==> flow/design.v <==
`timescale 1ns / 1ps
module RegisterBank(clk,writeEnabled,regAddress1,regAddress2,writeAddress,writeData,pc,dataOut1,dataOut2);
	input logic clk;
	input writeEnabled;  
	input logic [3:0] regAddress1;  
	input logic [3:0] regAddress2;  
	input logic [3:0] writeAddress;  
	input logic [31:0] writeData;  
	input logic [31:0] pc; 
	output logic [31:0] dataOut1;  
	output logic [31:0] dataOut2;  
	logic [31:0] regs [15:0];
	always_ff @(posedge clk) 
		begin
			for (int i = 0; i < 16; i++)
				if(writeEnabled && writeAddress == i) begin
					regs[i] <= writeData;  
				end
		end
	assign dataOut1 = (regAddress1 == 4'b1111) ? pc : regs[regAddress1];  
	assign dataOut2 = (regAddress2 == 4'b1111) ? pc : regs[regAddress2];  
endmodule
## Step by step through the tools: RegisterBank

The steps from the RTL of RegisterBank to its reports follow in flow order.
Line numbers count from 1 in the design file above.
Operators carry their Yosys type and port widths (W data, S select, Z words).
Library cell names are shortened.
The mark - stands for no value.

| set-up | value |
|---|---|
| top module | RegisterBank |
| clock input | clk |
| standard-cell library | sky130hd |
| library corner | tt_025C_1v80 |

## Word-level counts

Counts by Yosys on the flattened word-level netlist (proc, flatten, opt, wreduce). Print and check cells are left out. Cells with the same type and inputs are merged into one.

| bit counts | value |
|---|---|
| register bits after elaboration | 480 |

| operators by class | value |
|---|---|
| equal/unequal tests | 44 |
| mux-type cells | 4 |
| reductions and logical operators | 18 |

Operators with widths:

| operator | count |
|---|---|
| $pmux W32 S15 | 2 |
| $eq A4 B4 Y1 const B | 23 |
| $mux W32 | 2 |
| $eq A4 B3 Y1 const B | 12 |
| $eq A4 B2 Y1 const B | 6 |
| $logic_and A1 B1 Y1 | 15 |
| $eq A4 B1 Y1 const B | 3 |
| $logic_not A4 Y1 | 3 |

## Depth

Longest topological path by Yosys (ltp), each cell counted once; first at word level (registers and memories cut), then after technology mapping (sequential cells cut; the memories' decode and read muxes count).

| depth | value |
|---|---|
| word-level depth | 3 |
| ABC_AREA | 1 |
| depth in mapped cells | 12 |
| gate-level depth less buffers | 11 |

## Mapped cells and area

The flow's flattened synthesis, as Yosys stat reports it; memories are mapped. The netlist is that of the ABC_AREA named above (0 if unset); the other value can give another one.

| synthesis totals | value |
|---|---|
| mapped cells | 3093 |
| cell area after synthesis | 0.0253506 mm2 |
| sequential part of the area | 0.0144138 mm2 |
| flip-flop cells | 480 |
| buffers | 168 |

Cells by type:

| cell type | count |
|---|---|
| edfxtp_1 | 480 |
| nand2_1 | 1030 |
| nand3_1 | 686 |
| inv_1 | 375 |
| nor2_1 | 277 |
| buf_2 | 100 |
| a21oi_1 | 45 |
| clkbuf_1 | 53 |
| buf_4 | 10 |
| nor2_2 | 8 |
| nor3_1 | 6 |
| inv_2 | 6 |
| o211ai_1 | 3 |
| o21ai_0 | 4 |
| o21ai_1 | 4 |
| buf_1 | 5 |
| nand2_2 | 1 |

## Timing after synthesis

OpenSTA on the mapped netlist: ideal clock, no wires. The path of least setup slack (recovery checks aside). Input and output delay are each 20% of the period. Register names are those of the netlist, which keeps one name where synthesis merged equal registers.

| timing after synthesis | value |
|---|---|
| path type | input -> register |
| start point | input port writeAddress[2] |
| end point | register regs[0][0] |
| clock period | 5.0 ns |
| external input delay | 1.000 ns |
| library setup time | 0.461 ns |
| launch time at the first pin | 1.000 ns |
| arrival time | 3.393 ns |
| required time | 4.539 ns |
| slack | 1.146 ns |
| delay of the path | 2.854 ns |
| driving pins on the path | 3 |
| period reached after synthesis | 3.854 ns |

"delay of the path" is the arrival time less input delay plus setup time.
"driving pins on the path": output pins that drive a net of the path, with the launching flip-flop's if there is one; two outputs of one cell count as two.
"period reached after synthesis" = period - worst setup slack (recovery checks aside). The figure is calculated, with input and output delays left at 20% of the set period.
The rows between start and end are the longest chain of elaborated cells between them; the timing report does not say that the signal goes this way. Where chains are equally long, one stands for them.
Each line given opens the expression or statement behind the cell; cells for indexed reads and writes are added by Yosys, which also makes memories of some case tables.

| between the ends, after synthesis | value |
|---|---|
| cells stage by stage | inv_1 nand3_1 nor3_1 |
| length of the longest elaborated chain | 2 |
| elaborated cells on any way between the ends | 2 |
| source lines of those cells | 1 |
| classes of those cells | reduce/logical (2) |

Ends and longest elaborated chain, after synthesis:

| what | RTL line | text |
|---|---|---|
| start: declaration | 7 | `input logic [3:0] writeAddress;` |
| $logic_not A4 Y1 | 16 | `if(writeEnabled && writeAddress == i) begin` |
| $logic_and A1 B1 Y1 | 16 |  |
| end: assignment | 17 | `regs[i] <= writeData;` |
| end: declaration | 12 | `logic [31:0] regs [15:0];` |

## Path in the finished layout

Path of least setup slack in the final report of run A (OpenROAD, finished layout, wires in). Where an end is a register, its clock arrival counts in the times.

| timing after layout | value |
|---|---|
| path type | input -> output |
| start point | input port regAddress2[0] |
| end point | output port dataOut2[7] |
| clock period | 4.53 ns |
| external input delay | 0.91 ns |
| output delay | 0.91 ns |
| launch time at the first pin | 0.91 ns |
| arrival time | 3.44 ns |
| required time | 3.62 ns |
| slack | 0.18 ns |
| driving pins on the path | 14 |

The rows between start and end are the longest chain of elaborated cells between them; the timing report does not say that the signal goes this way. Where chains are equally long, one stands for them.

| between the ends, after layout | value |
|---|---|
| cells stage by stage | dlymetal6s2s_1 nand2_1 inv_1 buf_4 buf_6 nand3_1 nand2_1 inv_1 nand2_1 nor2_1 nand2_1 nand2_1 nand2_1 clkdlybuf4s50_1 |
| length of the longest elaborated chain | 3 |
| elaborated cells on any way between the ends | 18 |
| source lines of those cells | 1 |
| classes of those cells | eq/ne (15); mux (2); reduce/logical (1) |

Ends and longest elaborated chain, after layout:

| what | RTL line | text |
|---|---|---|
| start: declaration | 6 | `input logic [3:0] regAddress2;` |
| $eq A4 B4 Y1 | 21 | `assign dataOut2 = (regAddress2 == 4'b1111) ? pc : regs[regAddress2];` |
| $pmux W32 S15 | 21 |  |
| $mux W32 | 21 |  |
| end: declaration | 11 | `output logic [31:0] dataOut2;` |

Wiki page: RegisterBank / flow data

Top module RegisterBank; platform sky130hd; tools Yosys and OpenROAD; 5 stored runs in no particular order. Input and output delays are each 20% of the period that was set; the output load is 0.01 pF.
By "time of the worst setup path" is meant the share of the clock period that the worst setup path is allowed (20% is reserved at inputs, 20% at outputs), minus its slack. Clock arrival times at its registers enter into it.
Among the settings, -- means not set for that run.

| stored run | ABC_AREA | CORE_MARGIN | CORE_UTILIZATION | CTS_CLUSTER_SIZE | GPL_TIMING_DRIVEN | TNS_END_PERCENT | period_ns | CAP_MARGIN | SLEW_MARGIN | CELL_PAD_IN_SITES_GLOBAL_PLACEMENT | CTS_CLUSTER_DIAMETER | GPL_ROUTABILITY_DRIVEN | MAX_ROUTING_LAYER | PLACE_DENSITY_LB_ADDON | SETUP_SLACK_MARGIN | CELL_PAD_IN_SITES_DETAIL_PLACEMENT | PLACE_DENSITY | CORE_ASPECT_RATIO | HOLD_SLACK_MARGIN | MIN_ROUTING_LAYER | smallest setup slack (ns) | full die area (mm2) | time of the worst setup path (ns) | critical path type | sum of negative setup slack (ns) | lowest hold slack (ns) | synthesis area (mm2) | utilization of the finished layout (%) |
|---|---|---|---|---|---|---|---|---|---|---|---|---|---|---|---|---|---|---|---|---|---|---|---|---|---|---|---|---|
| run A | 1 | 3 | 54 | 74 | 0 | 85 | 4.53 | 20 | 20 | -- | -- | -- | -- | -- | -- | -- | -- | -- | -- | -- | 0.179 | 0.0495819 | 2.54 | input -> output | 0.000 | 1.167 | 0.0253506 | 66.4 |
| run B | -- | 8 | 28 | -- | -- | -- | 5.86 | 20 | 20 | 3 | 200 | 1 | met4 | 0.28 | -0.44 | -- | -- | -- | -- | -- | 0.466 | 0.0922793 | 3.05 | input -> output | 0.000 | 1.431 | 0.0231885 | 34.0 |
| run C | 1 | 3 | 35 | 74 | 1 | 10 | 4.31 | 35 | 35 | -- | 108 | 0 | met5 | -- | -- | 2 | 0.83 | -- | -- | -- | -0.803 | 0.0756965 | 3.39 | input -> output | -11.787 | 1.181 | 0.0253506 | 42.7 |
| run D | -- | 7 | 22 | 78 | -- | -- | 5.0 | 20 | 20 | -- | 262 | 1 | -- | -- | -- | 2 | -- | 1.19 | 0.25 | met1 | 0.196 | 0.114722 | 2.80 | input -> output | 0.000 | 1.285 | 0.0231885 | 26.2 |
| run E | -- | 8 | 40 | -- | 0 | 85 | 4.53 | 20 | 20 | -- | -- | -- | -- | -- | -- | -- | -- | -- | 0.29 | -- | -0.112 | 0.0659308 | 2.83 | input -> output | -0.309 | 1.189 | 0.0231885 | 50.4 |
